==> flow/design.v <==
`timescale 1ns / 1ps
module compff2(ce,clk,x1,img1,x2,img2,y1,img3,y2,img4);
input ce,clk;
input signed [15:0] x1,img1,x2,img2;
output reg signed [15:0] y1,img3,y2,img4;
always @(posedge clk)
begin
y1 <= x1+x2;
img3 <= img1+ img2 ;
y2 <= x1-x2;
img4 <= img1 - img2;
end
endmodule
`timescale 1ns / 1ps
module compff4(ce,clk,xa1,imga1,xa2,imga2,xa3,imga3,xa4,imga4,yb1,imgb1,yb2,imgb2,yb3,imgb3,yb4,imgb4);
input ce,clk;
input signed[15:0] xa1,imga1,xa2,imga2,xa3,imga3,xa4,imga4;
output reg signed [15:0]yb1,imgb1,yb2,imgb2,yb3,imgb3,yb4,imgb4;
wire signed [15:0] yc1,imgc1,yc2,imgc2,yc3,imgc3,yc4,imgc4;
compff2 a0(ce,clk,xa1,imga1,xa3,imga3,yc1,imgc1,yc2,imgc2);
compff2 a1(ce,clk,xa2,imga2,xa4,imga4,yc3,imgc3,yc4,imgc4);
always @(posedge clk)
begin 
yb1 <= yc1 + yc3;
imgb1 <= imgc1 + imgc3;
yb2 <= yc2 + imgc4;
imgb2 <=  imgc2 - yc4 ;
yb3 <= yc1 - yc3;
imgb3 <= imgc1 - imgc3;
yb4 <= yc2 - imgc4;
imgb4 <= imgc2 +  yc4 ;
end
endmodule
`timescale 1ns / 1ps
module compff8(ce,clk,xg1,imgg1,xg2,imgg2,xg3,imgg3,xg4,imgg4,xg5,imgg5,xg6,imgg6,xg7,imgg7,xg8,imgg8,yh1,imgh1,yh2,imgh2,yh3,imgh3,yh4,imgh4,yh5,imgh5,yh6,imgh6,yh7,imgh7,yh8,imgh8);
input ce,clk;
input signed[15:0] xg1,imgg1,xg2,imgg2,xg3,imgg3,xg4,imgg4,xg5,imgg5,xg6,imgg6,xg7,imgg7,xg8,imgg8;
output reg signed[15:0] yh1,imgh1,yh2,imgh2,yh3,imgh3,yh4,imgh4,yh5,imgh5,yh6,imgh6,yh7,imgh7,yh8,imgh8;
wire signed [15:0] ya[7:0],imga[7:0];
compff4 b1(ce,clk,xg1,imgg1,xg3,imgg3,xg5,imgg5,xg7,imgg7,ya[0],imga[0],ya[1],imga[1],ya[2],imga[2],ya[3],imga[3]);
compff4 b2(ce,clk,xg2,imgg2,xg4,imgg4,xg6,imgg6,xg8,imgg8,ya[4],imga[4],ya[5],imga[5],ya[6],imga[6],ya[7],imga[7]);
function signed [15:0] m707;
input signed [15:0] s;
reg signed [31:0] p;
begin
p = s * 32'sd23167 + 32'sd16384;
m707 = p[30:15];
end
endfunction
always @(posedge clk)                
begin
yh1 <= ya[0] + ya[4]  ;
imgh1 <= imga[0] + imga[4] ;
yh2 <= ya[1]+ m707(ya[5] + imga[5]) ;
imgh2 <= imga[1]+ m707(imga[5] - ya[5]) ;
yh3 <= ya[2] + imga[6];
imgh3 <= imga[2] - ya[6];
yh4 <= ya[3] + m707(imga[7] - ya[7]);
imgh4 <= imga[3] - m707(ya[7] + imga[7]);
yh5 <= ya[0] - ya[4];
imgh5 <= imga[0] - imga[4];
yh6 <= ya[1] - m707(ya[5] + imga[5]);
imgh6 <= imga[1] + m707( ya[5] - imga[5]);
yh7 <= ya[2] - imga[6];
imgh7 <= imga[2] + ya[6];
yh8 <= ya[3] + m707(ya[7] - imga[7]);
imgh8 <= imga[3] + m707(ya[7] + imga[7]);
end
endmodule
---- Tool chain data of compff8 ----
Tool output for the design above, in the order of the flow.
Lines are those of the file above, counted from 1.
Operators carry their Yosys type and port widths (W data, S select, Z words).
Library cell names are shortened.
Not given: -
inputs
  top module .............................. compff8
  clock input ............................. clk
  standard-cell library ................... sky130hd
  timing corner ........................... tt_025C_1v80

---- Word-level counts ----
Yosys after proc, flatten, opt, wreduce and memory -nomap, before mapping. Enables and synchronous resets that opt folds into registers are not counted as muxes. Print and check cells are not counted. Equal cells are merged and count once.
storage and ports
  bits in registers ....................... 768
  input bits .............................. 258
  output and inout bits ................... 256
  cells after elaboration ................. 114
operators by class
  add/sub/neg operators ................... 60
  multipliers ............................. 6
operators with widths
  operator                  number
  $mul A16 B16 Y31 const B  6
  $add A16 B16 Y16          28
  $sub A16 B16 Y16          26
  $add A31 B16 Y31 const B  6

---- Depth ----
Depth = most cells in a row (Yosys ltp): at word level without a register or memory, in the mapped netlist without a sequential cell, where the memories' decode and read muxes count.
logic depth
  depth after elaboration ................. 4
  ABC_AREA ................................ 0
  gate-level depth with buffers ........... 45

---- Netlist ----
The flow's flattened synthesis, as Yosys stat reports it; memories are mapped. The netlist is that of the ABC_AREA named above (0 if unset); the other value can give another one.
synthesis totals
  standard cells after synthesis .......... 9194
  mapped area ............................. 82761.9 um^2
  area of sequential cells ................ 14934.3 um^2
  flip-flop cells ......................... 746
cells by type
  cell type  number  area in all (um^2)
  ha_1       1529    1.91E+04
  dfxtp_1    746     1.49E+04
  fa_1       730     1.46E+04
  inv_1      2118    7.95E+03
  xnor2_1    634     5.55E+03
  a21oi_1    521     2.61E+03
  xor2_1     234     2.05E+03
  nor2_1     493     1.85E+03
  o21ai_0    293     1.47E+03
  o21bai_1   142     1.07E+03
  a21o_1     125     938.4
  nor3_1     178     890.854
  nor2b_1    134     838.304
  nand2_1    180     675.648
  and3_1     97      606.832
  a2111oi_0  60      525.504
  a211oi_1   63      472.954
  nand3_1    92      460.442
Not listed: further types 71, cells in them 825.
The figures by module come from a second, unflattened synthesis with its own total; it is not the netlist above.
unflattened totals
  cells (unflattened synthesis) ........... 10076
  area (unflattened synthesis) ............ 88523.7 um^2
Rows give one instance, submodules left out.
modules
  module   times used  cells  area (um^2)  seq. area (um^2)
  compff8  1           5998   53680.2      5004.8
  compff2  4           520    4416.7       1241.2
  compff4  2           999    8588.2       2482.4

---- Worst setup path after synthesis ----
Path of least setup slack by OpenSTA after synthesis, without wires, with an ideal clock, recovery checks aside; 20% of the period is set as input and as output delay. Where synthesis merged equal registers, the netlist keeps one of their names.
timing path after synthesis
  path kind ............................... register to register
  start ................................... register b2.imgb2[0]
  end ..................................... register imgh2[15]
  period .................................. 12.0 ns
  setup time .............................. 0.129 ns
  time at the first pin ................... 0.000 ns
  arrival time ............................ 9.684 ns
  required time ........................... 11.871 ns
  path slack .............................. 2.186 ns
  delay of the path ....................... 9.813 ns
  driving pins on the path ................ 40
  path buffers ............................ 0
  period reached after synthesis .......... 9.814 ns
"delay of the path" is the arrival time less input delay plus setup time.
"driving pins on the path": output pins that drive a net of the path, with the launching flip-flop's if there is one; two outputs of one cell count as two.
"period reached after synthesis" is the clock period less the worst setup slack; recovery checks do not enter. This is arithmetic on one report: input and output delays are still those of the set period (20% each).
Between the ends stands the longest chain of elaborated cells between them, by number of cells; it is not shown to be the way that was timed. Of several equally long chains one is given.
A line is the first line of the expression or statement that the cell stems from. Yosys adds cells for indexed reads and writes and turns some case tables into memories.
on the way, after synthesis
  path through ............................ dfxtp_1 -> inv_1 -> ha_1 -> inv_1 -> fa_1 -> a21o_1 -> a21oi_1 -> o21bai_1 -> a31oi_1 -> o21ai_0 -> o41ai_2 -> nor2_1 -> o21ai_0 -> nand2b_1 -> xnor2_1 -> fa_1 -> fa_1 -> inv_1 -> (+4 left out) -> fa_1 -> inv_1 -> ha_1 -> nand2_1 -> or4_1 -> nor3b_1 -> o21ai_0 -> a21boi_0 -> nor2_1 -> xnor2_1 -> ha_1 -> nor4_1 -> nor4_1 -> o21a_1 -> o21ai_0 -> a21boi_0 -> a211oi_1 -> xnor3_1
  length of the longest elaborated chain .. 4
  elaborated cells between the ends (all ways) .. 4
  RTL lines with such cells ............... 2
  those cells by class .................... 3 x add/sub; 1 x mul
ends and longest elaborated chain, after synthesis
  element             line  source
  start: declaration  18    output reg signed [15:0]yb1,imgb1,yb2,imgb2,yb3,imgb3,yb4,imgb4;
  start: assignment   27    imgb2 <=  imgc2 - yc4 ;
  $sub A16 B16 Y16    55    imgh2 <= imga[1]+ m707(imga[5] - ya[5]) ;
  $mul A16 B16 Y31    46    p = s * 32'sd23167 + 32'sd16384;
  $add A31 B16 Y31    46
  $add A16 B16 Y16    55
  end: assignment     55
  end: declaration    38    output reg signed[15:0] yh1,imgh1,yh2,imgh2,yh3,imgh3,yh4,imgh4,yh5,imgh5,yh6,imgh6,yh7,imgh7,yh8,imgh8;

---- Worst path after layout ----
From the final timing report of entry A: the path of least setup slack in the routed layout; clock arrival at registers is part of the times.
timing path after layout
  path kind ............................... register to register
  start ................................... register b2.imgb2[0]
  end ..................................... register yh6[15]
  period .................................. 12.0 ns
  setup time .............................. 0.14 ns
  time at the first pin ................... 0.71 ns
  arrival time ............................ 11.90 ns
  required time ........................... 12.59 ns
  path slack .............................. 0.69 ns
  driving pins on the path ................ 39
  path buffers ............................ 0
Between the ends stands the longest chain of elaborated cells between them, by number of cells; it is not shown to be the way that was timed. Of several equally long chains one is given.
on the way, after layout
  path through ............................ dfxtp_1 -> ha_1 -> inv_1 -> fa_1 -> o21bai_1 -> a21oi_1 -> o21ai_0 -> a211oi_1 -> o31a_1 -> xnor2_2 -> inv_1 -> xnor2_1 -> xnor2_1 -> fa_1 -> inv_1 -> fa_1 -> inv_1 -> fa_1 -> (+3 left out) -> a2111oi_0 -> o21ai_0 -> nor3_1 -> nor3_1 -> nand2b_1 -> a21oi_1 -> o21bai_1 -> a21oi_1 -> xnor2_1 -> ha_1 -> inv_1 -> a221oi_1 -> o41ai_1 -> nor4_1 -> o41ai_2 -> a21oi_1 -> o21bai_1 -> xnor2_1
  length of the longest elaborated chain .. 4
  elaborated cells between the ends (all ways) .. 4
  those cells by class .................... 3 x add/sub; 1 x mul
ends and longest elaborated chain, after layout
  element             line  source
  start: declaration  18    output reg signed [15:0]yb1,imgb1,yb2,imgb2,yb3,imgb3,yb4,imgb4;
  start: assignment   27    imgb2 <=  imgc2 - yc4 ;
  $add A16 B16 Y16    62    yh6 <= ya[1] - m707(ya[5] + imga[5]);
  $mul A16 B16 Y31    46    p = s * 32'sd23167 + 32'sd16384;
  $add A31 B16 Y31    46
  $sub A16 B16 Y16    62
  end: assignment     62
  end: declaration    38    output reg signed[15:0] yh1,imgh1,yh2,imgh2,yh3,imgh3,yh4,imgh4,yh5,imgh5,yh6,imgh6,yh7,imgh7,yh8,imgh8;

FLOW RESULTS
============

Settings and measured results of 4 stored flow runs for module compff8 (sky130hd), not sorted in any way. The constraints put input and output delay at 20% of the set period each and load the outputs with 0.01 pF.
By "period achieved" is meant the clock period of the run minus its worst setup slack. This is arithmetic on one report: input and output delays are still those of the set period (20% each).
"time on the worst setup path" means the part of the period allowed to the worst setup path (the constraints hold back 20% at inputs and 20% at outputs) less its slack; where the path has registers, the arrival times of their clocks count too.

---- entry A ----
settings
  CAP_MARGIN = 35
  CELL_PAD_IN_SITES_DETAIL_PLACEMENT = 2
  CELL_PAD_IN_SITES_GLOBAL_PLACEMENT = 1
  CORE_ASPECT_RATIO = 0.84
  GPL_TIMING_DRIVEN = 0
  period_ns = 12.0
  CORE_MARGIN = 2
  CORE_UTILIZATION = 40
  SLEW_MARGIN = 20
results
  Yosys chip area after synthesis ......... 82761.9 um^2
  die size ................................ 210574.0 um^2
  area of the standard cells in the finished layout .. 95221.3 um^2
  final utilization ....................... 0.461
  worst setup slack after layout .......... 0.693 ns
  summed negative setup slack ............. 0.000 ns
  worst hold slack ........................ 0.588 ns
  period achieved ......................... 11.307 ns
  time on the worst setup path ............ 11.31 ns
  critical path type ...................... register to register

---- entry B ----
settings
  HOLD_SLACK_MARGIN = -0.01
  PLACE_DENSITY = 0.82
  period_ns = 12.0
  CAP_MARGIN = 20
  CORE_MARGIN = 2
  CORE_UTILIZATION = 40
  SLEW_MARGIN = 20
results
  Yosys chip area after synthesis ......... 82761.9 um^2
  die size ................................ 210557.0 um^2
  area of the standard cells in the finished layout .. 94938.6 um^2
  final utilization ....................... 0.463
  worst setup slack after layout .......... 0.847 ns
  summed negative setup slack ............. 0.000 ns
  worst hold slack ........................ 0.612 ns
  period achieved ......................... 11.153 ns
  time on the worst setup path ............ 11.15 ns
  critical path type ...................... register to register

---- entry C ----
settings
  ABC_AREA = 1
  CELL_PAD_IN_SITES_GLOBAL_PLACEMENT = 3
  CTS_CLUSTER_DIAMETER = 395
  HOLD_SLACK_MARGIN = -0.01
  MIN_ROUTING_LAYER = met2
  PLACE_DENSITY_LB_ADDON = 0.2
  period_ns = 12.0
  CAP_MARGIN = 20
  CORE_MARGIN = 2
  CORE_UTILIZATION = 40
  SLEW_MARGIN = 20
results
  Yosys chip area after synthesis ......... 91481.5 um^2
  die size ................................ 232546.0 um^2
  area of the standard cells in the finished layout .. 103508.0 um^2
  final utilization ....................... 0.455
  worst setup slack after layout .......... 1.718 ns
  summed negative setup slack ............. 0.000 ns
  worst hold slack ........................ 0.610 ns
  period achieved ......................... 10.282 ns
  time on the worst setup path ............ 10.28 ns
  critical path type ...................... register to register

---- entry D ----
settings
  ABC_AREA = 1
  CAP_MARGIN = 30
  CELL_PAD_IN_SITES_DETAIL_PLACEMENT = 1
  CELL_PAD_IN_SITES_GLOBAL_PLACEMENT = 1
  CORE_ASPECT_RATIO = 0.6
  CORE_MARGIN = 7
  GPL_ROUTABILITY_DRIVEN = 0
  GPL_TIMING_DRIVEN = 0
  HOLD_SLACK_MARGIN = -0.06
  MAX_ROUTING_LAYER = met4
  PLACE_DENSITY = 0.65
  period_ns = 12.0
  CORE_UTILIZATION = 40
  SLEW_MARGIN = 20
results
  Yosys chip area after synthesis ......... 91481.5 um^2
  die size ................................ 242728.0 um^2
  area of the standard cells in the finished layout .. 103888.0 um^2
  final utilization ....................... 0.459
  worst setup slack after layout .......... 1.639 ns
  summed negative setup slack ............. 0.000 ns
  worst hold slack ........................ 0.608 ns
  period achieved ......................... 10.361 ns
  time on the worst setup path ............ 10.36 ns
  critical path type ...................... register to register
